==> flow/design.v <==
`timescale 1ps/1ps
module LASER (
	input CLK,
	input RST,
	input [3:0] X,
	input [3:0] Y,
	output reg [3:0] C1X,
	output reg [3:0] C1Y,
	output reg [3:0] C2X,
	output reg [3:0] C2Y,
	output DONE
);
parameter State_Data_Read									= 0,
					State_Calculate_Cover 					= 1,
					State_Next_Circle 							= 2,
					State_Refresh_Max_Cover_Circle	= 3,
					State_Data_Out 									= 4;
reg [2:0] State;
reg [3:0] DATA [39:0][1:0];  
reg [3:0] CNT_X,CNT_Y;
reg [5:0] CNT;
reg [2:0] STEP_CNT;
reg [6:0] ITER;  
reg [8:0] Calculate_REG;
reg [3:0] Distance1,Distance2,Distance3,Distance4;
reg S;
wire [3:0] Set_Circle [1:0];
reg [5:0] Max_Cover,Cover;
reg [3:0] Max_Cover_X,Max_Cover_Y;
reg inC1,inC2;
reg [7:0] sqrd1,sqrd2,sqrd3,sqrd4;
assign Set_Circle[0] = S ? C1X:C2X;
assign Set_Circle[1] = S ? C1Y:C2Y;
assign DONE = State== State_Data_Out ? 1'b1:1'b0;
always@(posedge CLK or posedge RST)begin
	if(RST)begin
		State <= State_Data_Read;	
		S<=0;
		{CNT_Y,CNT_X} <= 0;
		CNT <= 0;
		STEP_CNT <= 0;
		ITER <= 0;
		{Cover,Max_Cover} <= 0;
		{C1X,C1Y,C2X,C2Y} <= 0;
		{Max_Cover_Y,Max_Cover_X} <= 0; 
	end
	else begin
		case(State)
			State_Data_Read								:begin
				if(CNT>=39) begin
					State <= State_Calculate_Cover;
					CNT <= 0;
				end
				else CNT <= CNT+1;
				DATA[CNT][0] <= X;
				DATA[CNT][1] <= Y;
			end
			State_Calculate_Cover 				:begin  
				if(CNT>=39)begin
					State <= State_Next_Circle;
					CNT <= 0;
				end
				else begin
					CNT <= CNT+1;
				end
				if(inC1||inC2)begin
					Cover <= Cover+1;
				end
			end
			State_Next_Circle 						:begin  
				if(Cover>=Max_Cover)begin
					Max_Cover <= Cover;
					Max_Cover_Y <= CNT_Y;
					Max_Cover_X <= CNT_X;
				end
				if(Cover<=3)begin
					if(CNT_Y==15 && (CNT_X+10)>15)begin
						State <= State_Refresh_Max_Cover_Circle;
						CNT_Y <= 0;
						CNT_X <= 0;
					end
					else if((CNT_X+10)>15)begin
						CNT_Y <= CNT_Y+1;
						CNT_X <= 0;
						State <= State_Calculate_Cover;
					end
					else begin
						CNT_X <= CNT_X+10;
						State <= State_Calculate_Cover;
					end
				end
				else if(Cover<=10)begin
					if(CNT_Y==15 && (CNT_X+7)>15)begin
						State <= State_Refresh_Max_Cover_Circle;
						CNT_Y <= 0;
						CNT_X <= 0;
					end
					else if((CNT_X+7)>15)begin
						CNT_Y <= CNT_Y+1;
						CNT_X <= 0;
						State <= State_Calculate_Cover;
					end
					else begin
						CNT_X <= CNT_X+7;
						State <= State_Calculate_Cover;
					end
				end
				else if(Cover<=20)begin
					if(CNT_Y==15 && (CNT_X+3)>15)begin
						State <= State_Refresh_Max_Cover_Circle;
						CNT_Y <= 0;
						CNT_X <= 0;
					end
					else if((CNT_X+3)>15)begin
						CNT_Y <= CNT_Y+1;
						CNT_X <= 0;
						State <= State_Calculate_Cover;
					end
					else begin
						CNT_X <= CNT_X+3;
						State <= State_Calculate_Cover;
					end
				end
				else begin
					{CNT_Y,CNT_X}<= &{CNT_Y,CNT_X} ? 0:{CNT_Y,CNT_X}+1 ;
					State <= &{CNT_Y,CNT_X} ? State_Refresh_Max_Cover_Circle : State_Calculate_Cover;
				end
				Cover<=0;
			end
			State_Refresh_Max_Cover_Circle 	:begin 
				if(  (S&&{Max_Cover_Y,Max_Cover_X}=={C2Y,C2X}) ||
				 			(~S&&{Max_Cover_Y,Max_Cover_X}=={C1Y,C1X}) || (&ITER) ) State <= State_Data_Out;
				else begin 
					if(S) {C2Y,C2X} <= {Max_Cover_Y,Max_Cover_X};
					else {C1Y,C1X} <= {Max_Cover_Y,Max_Cover_X};
					State <= State_Calculate_Cover ; 
				end
				{CNT_Y,CNT_X} <= 0;
				CNT <= 0;
				STEP_CNT <= 0;
				ITER <= ITER+1;
				Cover<=0;
				S <= ~S;
			end
			State_Data_Out 								:begin 
				State <= State_Data_Read;	
				{CNT_Y,CNT_X} <= 0;
				S <= 0;
				CNT <= 0;
				STEP_CNT <= 0;
				ITER <= 0;
				{Cover,Max_Cover} <= 0;
				{C1X,C1Y,C2X,C2Y} <= 0;
				{Max_Cover_Y,Max_Cover_X} <= 0; 
			end
		endcase
	end
end
always@(*)begin
	if(State==State_Calculate_Cover)begin
		Distance1 = (CNT_X>DATA[CNT][0]) ? (CNT_X-DATA[CNT][0]):(DATA[CNT][0]-CNT_X);
		Distance2 = (CNT_Y>DATA[CNT][1]) ? (CNT_Y-DATA[CNT][1]):(DATA[CNT][1]-CNT_Y);	
		sqrd1 = Distance1*Distance1;
		sqrd2 = Distance2*Distance2;
		if( (sqrd1+sqrd2)<=16) inC1 = 1;
		else inC1 = 0;
		Distance3 = (Set_Circle[0]>DATA[CNT][0]) ? (Set_Circle[0]-DATA[CNT][0]):(DATA[CNT][0]-Set_Circle[0]);
		Distance4 = (Set_Circle[1]>DATA[CNT][1]) ? (Set_Circle[1]-DATA[CNT][1]):(DATA[CNT][1]-Set_Circle[1]);
		sqrd4 = Distance3*Distance3;
    sqrd3 = Distance4*Distance4;
		if( (sqrd3+sqrd4)<=16) inC2 = 1;
		else inC2 = 0;
	end
	else {Distance1,Distance2,inC1,inC2} = 0;
end
endmodule
Appendix: tool output

From RTL to reports: LASER:

Module LASER before and after one edit of its RTL, step after step.
Lines under "before" count in the file above, lines under "after" in the edited file.
"difference": "after" minus "before" as printed here. "relative change": 100 x difference / "before".
Operators: Yosys type, input widths -> output width; for muxes data width and select width s.
Library cell names are shortened.
The mark -- stands for no value.

* top module: LASER
* clock input: CLK
* cell library: sky130hd
* library corner: tt_025C_1v80

The edit:

The edit as a unified diff against the file above.
A script made this edit. It changes what the design does and was not meant as an optimisation.

```diff
@@ -31,5 +31,7 @@
 reg [7:0] sqrd1,sqrd2,sqrd3,sqrd4;
 assign Set_Circle[0] = S ? C1X:C2X;
-assign Set_Circle[1] = S ? C1Y:C2Y;
+reg [3:0] Set_Circle_p1;
+always @(posedge CLK) Set_Circle_p1 <= S ? C1Y:C2Y;
+assign Set_Circle[1] = Set_Circle_p1;
 assign DONE = State== State_Data_Out ? 1'b1:1'b0;
 always@(posedge CLK or posedge RST)begin
```

Word-level counts:

Counts by Yosys on the flattened word-level netlist (proc, flatten, opt, wreduce). Print and check cells are left out.

Bit counts
* register bits: before 381, after 385, difference +4, relative change +1.05%
* input bits: before 10, after 10, difference 0, relative change 0.00%
* output and inout port bits: before 17, after 17, difference 0, relative change 0.00%
* elaborated cells: before 606, after 607, difference +1, relative change +0.17%

Cells by class
* add/subtract/negate cells: before 20, after 20, difference 0, relative change 0.00%
* multipliers: before 4, after 4, difference 0, relative change 0.00%
* order comparisons: before 14, after 14, difference 0, relative change 0.00%
* equal/unequal tests: before 135, after 135, difference 0, relative change 0.00%
* muxes and demuxes: before 189, after 189, difference 0, relative change 0.00%
* bitwise operators: before 2, after 2, difference 0, relative change 0.00%
* reduce/logical cells: before 148, after 148, difference 0, relative change 0.00%

Operator kinds equal on both sides are left out: 69.

Longest topological paths:

Longest topological path by Yosys (ltp), each cell counted once; first at word level (registers and memories cut), then after technology mapping (sequential cells cut; the memories' decode and read muxes count).

Logic depth
* depth in word-level cells: before 14, after 14, difference 0, relative change 0.00%
* ABC_AREA: before 0, after 0
* mapped depth: before 39, after 38, difference -1, relative change -2.56%
* depth with buffers taken out: before 33, after 34, difference +1, relative change +3.03%

After synthesis:

Yosys stat after the flow's synthesis: flattened, memories mapped to cells. It holds for the ABC_AREA given above (unset counts as 0); a run with the other value may have another netlist.

Synthesis totals
* cells in the netlist: before 1703, after 1650, difference -53, relative change -3.11%
* synthesis area (um^2): before 20510.9, after 20578.5, difference +67.6, relative change +0.33%
* area of sequential cells (um^2): before 11187.0, after 11267.1, difference +80.1, relative change +0.72%
* flip-flop cells: before 383, after 387, difference +4, relative change +1.04%
* buffer cells: before 115, after 118, difference +3, relative change +2.61%

Cell types
* nand2_1: before 142, after 83, difference -59, relative change -41.55%
* nor3_1: before 53, after 37, difference -16, relative change -30.19%
* and3_1: before 50, after 66, difference +16, relative change +32.00%
* nor2_1: before 84, after 69, difference -15, relative change -17.86%
* inv_1: before 93, after 79, difference -14, relative change -15.05%
* mux2_2: before 160, after 172, difference +12, relative change +7.50%
* nand2b_1: before 17, after 29, difference +12, relative change +70.59%
* nand3_1: before 33, after 22, difference -11, relative change -33.33%
* a21oi_1: before 30, after 39, difference +9, relative change +30.00%
* nor4_1: before 18, after 25, difference +7, relative change +38.89%
* xor2_1: before 15, after 9, difference -6, relative change -40.00%
* o21ai_0: before 38, after 33, difference -5, relative change -13.16%
* xnor2_1: before 22, after 27, difference +5, relative change +22.73%
* a21o_1: before 16, after 20, difference +4, relative change +25.00%
* o22ai_1: before 6, after 2, difference -4, relative change -66.67%
* a32o_1: before 4, after 0, difference -4, relative change -100.00%
* a41oi_1: before 4, after 8, difference +4, relative change +100.00%
* dfxtp_1: before 0, after 4, difference +4

Cell types equal on both sides are left out: 16.
Not every row of either side is listed.

Timing after synthesis:

Source: OpenSTA report_checks on the synthesized netlist (no wires, ideal clock, input and output delay 20% of the period each), path of least setup slack; recovery checks are left aside. Register names are those of the netlist, which keeps one name where synthesis merged equal registers.

Timing path after synthesis
* kind: before reg-to-reg, after reg-to-reg
* from: before register CNT[3], after register CNT[3]
* to: before register Cover[2], after register Cover[4]
* clock period (ps): before 9000, after 9000, difference 0, relative change 0.00%
* time at the first pin (ps): before 0, after 0, difference 0
* arrival time (ps): before 8898, after 9044, difference +146, relative change +1.64%
* slack (ps): before -20, after -154, difference -134
* path delay (ps): before 9020, after 9154, difference +134, relative change +1.49%
* driving pins on the path: before 34, after 34, difference 0, relative change 0.00%
* buffers on the path: before 3, after 3, difference 0, relative change 0.00%
* period reached after synthesis (ps): before 9020, after 9154, difference +134, relative change +1.49%

"path delay" = arrival - input delay + setup time.
"driving pins on the path" counts driving pins, that of a launching flip-flop among them; a cell with two outputs on the path counts twice.
"period reached after synthesis" = period - worst setup slack (recovery checks aside). The figure is calculated, with input and output delays left at 20% of the set period.
Between the ends stands the longest chain of elaborated cells between them, by number of cells; it is not shown to be the way that was timed. Of several equally long chains one is given.
Each line given opens the expression or statement behind the cell; cells for indexed reads and writes are added by Yosys, which also makes memories of some case tables.
At most two assigning lines are given for a register; there are more.

Between the ends, after synthesis, before:
* cells stage by stage: dfrtp_1 clkbuf_1 clkbuf_1 inv_1 ha_1 xnor2_1 buf_2 nor2_1 a311oi_1 nand3_1 nor4_4 mux2_2 ha_1 fa_1 inv_1 a21o_1 a21oi_1 a41oi_1 mux2i_1 xnor2_1 or2_2 fa_1 fa_1 fa_1 inv_1 fa_1 ha_1 inv_1 fa_1 a31oi_1 a221oi_1 a32oi_1 mux2_2 a32o_1
* cells in the longest elaborated chain: 14

Ends and longest elaborated chain, after synthesis, before
* start, declared: RTL line 21 `reg [5:0] CNT;`
* start, assigned: RTL line 54 `else CNT <= CNT+1;`
* start, assigned: RTL line 64 `CNT <= CNT+1;`
* $sub 6x6->6: RTL line 161 `Distance1 = (CNT_X>DATA[CNT][0]) ? (CNT_X-DATA[CNT][0]):(DATA[CNT][0]-CNT_X);`
* $add 7x1->7: RTL line 161
* $eq 7x7->1: RTL line 161
* $pmux 4 s79: RTL line 161
* $sub 4x4->4: RTL line 161
* $mux 4: RTL line 161
* $mul 4x4->8: RTL line 163 `sqrd1 = Distance1*Distance1;`
* $add 8x8->9: RTL line 165 `if( (sqrd1+sqrd2)<=16) inC1 = 1;`
* $le 9x5->1: RTL line 165
* $mux 1: RTL line 165
* $mux 1: RTL line 160 `if(State==State_Calculate_Cover)begin`
* $logic_or 1x1->1: RTL line 66 `if(inC1||inC2)begin`
* $mux 6: RTL line 66
* $pmux 6 s2: RTL line 48 `case(State)`
* end, assigned: RTL line 67 `Cover <= Cover+1;`
* end, assigned: RTL line 128 `Cover<=0;`
* end, declared: RTL line 28 `reg [5:0] Max_Cover,Cover;`

Between the ends, after synthesis, after:
* cells stage by stage: dfrtp_1 clkbuf_1 buf_1 inv_1 ha_1 clkbuf_1 nand2b_1 nor3_1 nor4_1 nand4_1 nor4_4 mux2_2 ha_1 fa_1 inv_1 a21o_1 a21oi_1 a41oi_1 mux2i_1 xnor2_1 or2_2 fa_1 fa_1 fa_1 inv_1 fa_1 ha_1 fa_1 xor2_1 a221o_1 nor3b_1 a311oi_1 or2_2 o41ai_1
* cells in the longest elaborated chain: 14

Ends and longest elaborated chain, after synthesis, after
* start, declared: RTL line 21 `reg [5:0] CNT;`
* start, assigned: RTL line 56 `else CNT <= CNT+1;`
* start, assigned: RTL line 66 `CNT <= CNT+1;`
* $sub 6x6->6: RTL line 163 `Distance1 = (CNT_X>DATA[CNT][0]) ? (CNT_X-DATA[CNT][0]):(DATA[CNT][0]-CNT_X);`
* $add 7x1->7: RTL line 163
* $eq 7x7->1: RTL line 163
* $pmux 4 s79: RTL line 163
* $sub 4x4->4: RTL line 163
* $mux 4: RTL line 163
* $mul 4x4->8: RTL line 165 `sqrd1 = Distance1*Distance1;`
* $add 8x8->9: RTL line 167 `if( (sqrd1+sqrd2)<=16) inC1 = 1;`
* $le 9x5->1: RTL line 167
* $mux 1: RTL line 167
* $mux 1: RTL line 162 `if(State==State_Calculate_Cover)begin`
* $logic_or 1x1->1: RTL line 68 `if(inC1||inC2)begin`
* $mux 6: RTL line 68
* $pmux 6 s2: RTL line 50 `case(State)`
* end, assigned: RTL line 69 `Cover <= Cover+1;`
* end, assigned: RTL line 130 `Cover<=0;`
* end, declared: RTL line 28 `reg [5:0] Max_Cover,Cover;`

Path in the finished layout:

From the final timing report of the runs of set A: the path of least setup slack in the routed layout; clock arrival at registers is part of the times.
The path's times are printed in steps of 10 ps; the period is the one set.

Timing path after layout
* kind: before reg-to-reg, after reg-to-reg
* from: before register CNT[4], after register CNT[4]
* to: before register Cover[5], after register Cover[4]
* clock period (ps): before 9000, after 9000, difference 0, relative change 0.00%
* time at the first pin (ps): before 560, after 610, difference +50, relative change +8.93%
* arrival time (ps): before 9150, after 9160, difference +10, relative change +0.11%
* slack (ps): before 300, after 340, difference +40
* driving pins on the path: before 36, after 33, difference -3, relative change -8.33%
* buffers on the path: before 4, after 3, difference -1, relative change -25.00%

Between the ends stands the longest chain of elaborated cells between them, by number of cells; it is not shown to be the way that was timed. Of several equally long chains one is given.
At most two assigning lines are given for a register; there are more.

Between the ends, after layout, before:
* cells stage by stage: dfrtp_1 inv_2 ha_4 xor2_4 buf_12 nor3_2 buf_4 a222oi_1 nand4_1 nor3_2 nand2_2 mux2_2 ha_1 fa_1 inv_1 a21o_1 a21oi_1 a41oi_1 buf_4 mux2i_1 xnor2_1 or2_2 fa_1 fa_1 fa_1 inv_1 fa_1 ha_1 inv_1 fa_1 a31oi_1 a221oi_2 a32oi_1 buf_4 mux2_2 a32o_1
* cells in the longest elaborated chain: 14

Ends and longest elaborated chain, after layout, before
* start, declared: RTL line 21 `reg [5:0] CNT;`
* start, assigned: RTL line 54 `else CNT <= CNT+1;`
* start, assigned: RTL line 64 `CNT <= CNT+1;`
* $sub 6x6->6: RTL line 161 `Distance1 = (CNT_X>DATA[CNT][0]) ? (CNT_X-DATA[CNT][0]):(DATA[CNT][0]-CNT_X);`
* $add 7x1->7: RTL line 161
* $eq 7x7->1: RTL line 161
* $pmux 4 s79: RTL line 161
* $sub 4x4->4: RTL line 161
* $mux 4: RTL line 161
* $mul 4x4->8: RTL line 163 `sqrd1 = Distance1*Distance1;`
* $add 8x8->9: RTL line 165 `if( (sqrd1+sqrd2)<=16) inC1 = 1;`
* $le 9x5->1: RTL line 165
* $mux 1: RTL line 165
* $mux 1: RTL line 160 `if(State==State_Calculate_Cover)begin`
* $logic_or 1x1->1: RTL line 66 `if(inC1||inC2)begin`
* $mux 6: RTL line 66
* $pmux 6 s2: RTL line 48 `case(State)`
* end, assigned: RTL line 67 `Cover <= Cover+1;`
* end, assigned: RTL line 128 `Cover<=0;`
* end, declared: RTL line 28 `reg [5:0] Max_Cover,Cover;`

Between the ends, after layout, after:
* cells stage by stage: dfrtp_1 inv_1 ha_4 xor2_4 buf_4 clkbuf_16 nor4_2 buf_4 a222oi_1 nand4_1 nor3_1 nand2_1 mux2_4 ha_1 a21o_1 a21oi_1 a41oi_1 mux2i_1 xnor2_1 or2_2 fa_1 fa_1 fa_1 inv_1 fa_1 ha_2 fa_1 xor2_1 a221o_1 nor3b_2 a311oi_4 or2_4 o41ai_2
* cells in the longest elaborated chain: 14

Ends and longest elaborated chain, after layout, after
* start, declared: RTL line 21 `reg [5:0] CNT;`
* start, assigned: RTL line 56 `else CNT <= CNT+1;`
* start, assigned: RTL line 66 `CNT <= CNT+1;`
* $sub 6x6->6: RTL line 163 `Distance1 = (CNT_X>DATA[CNT][0]) ? (CNT_X-DATA[CNT][0]):(DATA[CNT][0]-CNT_X);`
* $add 7x1->7: RTL line 163
* $eq 7x7->1: RTL line 163
* $pmux 4 s79: RTL line 163
* $sub 4x4->4: RTL line 163
* $mux 4: RTL line 163
* $mul 4x4->8: RTL line 165 `sqrd1 = Distance1*Distance1;`
* $add 8x8->9: RTL line 167 `if( (sqrd1+sqrd2)<=16) inC1 = 1;`
* $le 9x5->1: RTL line 167
* $mux 1: RTL line 167
* $mux 1: RTL line 162 `if(State==State_Calculate_Cover)begin`
* $logic_or 1x1->1: RTL line 68 `if(inC1||inC2)begin`
* $mux 6: RTL line 68
* $pmux 6 s2: RTL line 50 `case(State)`
* end, assigned: RTL line 69 `Cover <= Cover+1;`
* end, assigned: RTL line 130 `Cover<=0;`
* end, declared: RTL line 28 `reg [5:0] Max_Cover,Cover;`

Flow runs:

Runs of the flow (Yosys, OpenROAD) on both versions; the two runs of a pair have the same settings. The constraints put input and output delay at 20% of the set period each and load the outputs with 0.01 pF.

Flow settings, set A:
* period_ns: 9.0
* CAP_MARGIN: 20
* CORE_MARGIN: 2
* CORE_UTILIZATION: 40
* SLEW_MARGIN: 20

Results, set A
* chip area after synthesis (Yosys) (um^2): before 20510.9, after 20578.5, difference +67.6, relative change +0.33%
* die area (um^2): before 53104.9, after 53275.6, difference +170.7, relative change +0.32%
* std-cell area (final layout) (um^2): before 24138.2, after 24308.3, difference +170.1, relative change +0.70%
* worst slack on setup checks (ps): before 298, after 338, difference +40
* final setup TNS (ps): before 0, after 0, difference 0
* lowest hold slack (ps): before 517, after 529, difference +12
* total power after layout (W): before 0.003861, after 0.003916, difference +0.000055, relative change +1.42%

Flow settings, set B:
* ABC_AREA: 0
* CORE_MARGIN: 8
* CORE_UTILIZATION: 32
* CTS_CLUSTER_SIZE: 16
* GPL_ROUTABILITY_DRIVEN: 0
* MAX_ROUTING_LAYER: met5
* PLACE_DENSITY_LB_ADDON: 0.12
* SETUP_SLACK_MARGIN: 0.41
* TNS_END_PERCENT: 100
* period_ns: 6.29
* CAP_MARGIN: 20
* SLEW_MARGIN: 20

Results, set B
* chip area after synthesis (Yosys) (um^2): before 20510.9, after 20578.5, difference +67.6, relative change +0.33%
* die area (um^2): before 72455.2, after 72678.8, difference +223.6, relative change +0.31%
* std-cell area (final layout) (um^2): before 26291.5, after 26195.1, difference -96.4, relative change -0.37%
* worst slack on setup checks (ps): before -2037, after -2074, difference -37
* final setup TNS (ps): before -12143, after -12084, difference +59
* lowest hold slack (ps): before 523, after 522, difference -1
* total power after layout (W): before 0.005518, after 0.00541, difference -0.000108, relative change -1.96%

"total power after layout" rests on the timing tool's default activity at the inputs, not on a simulated workload.
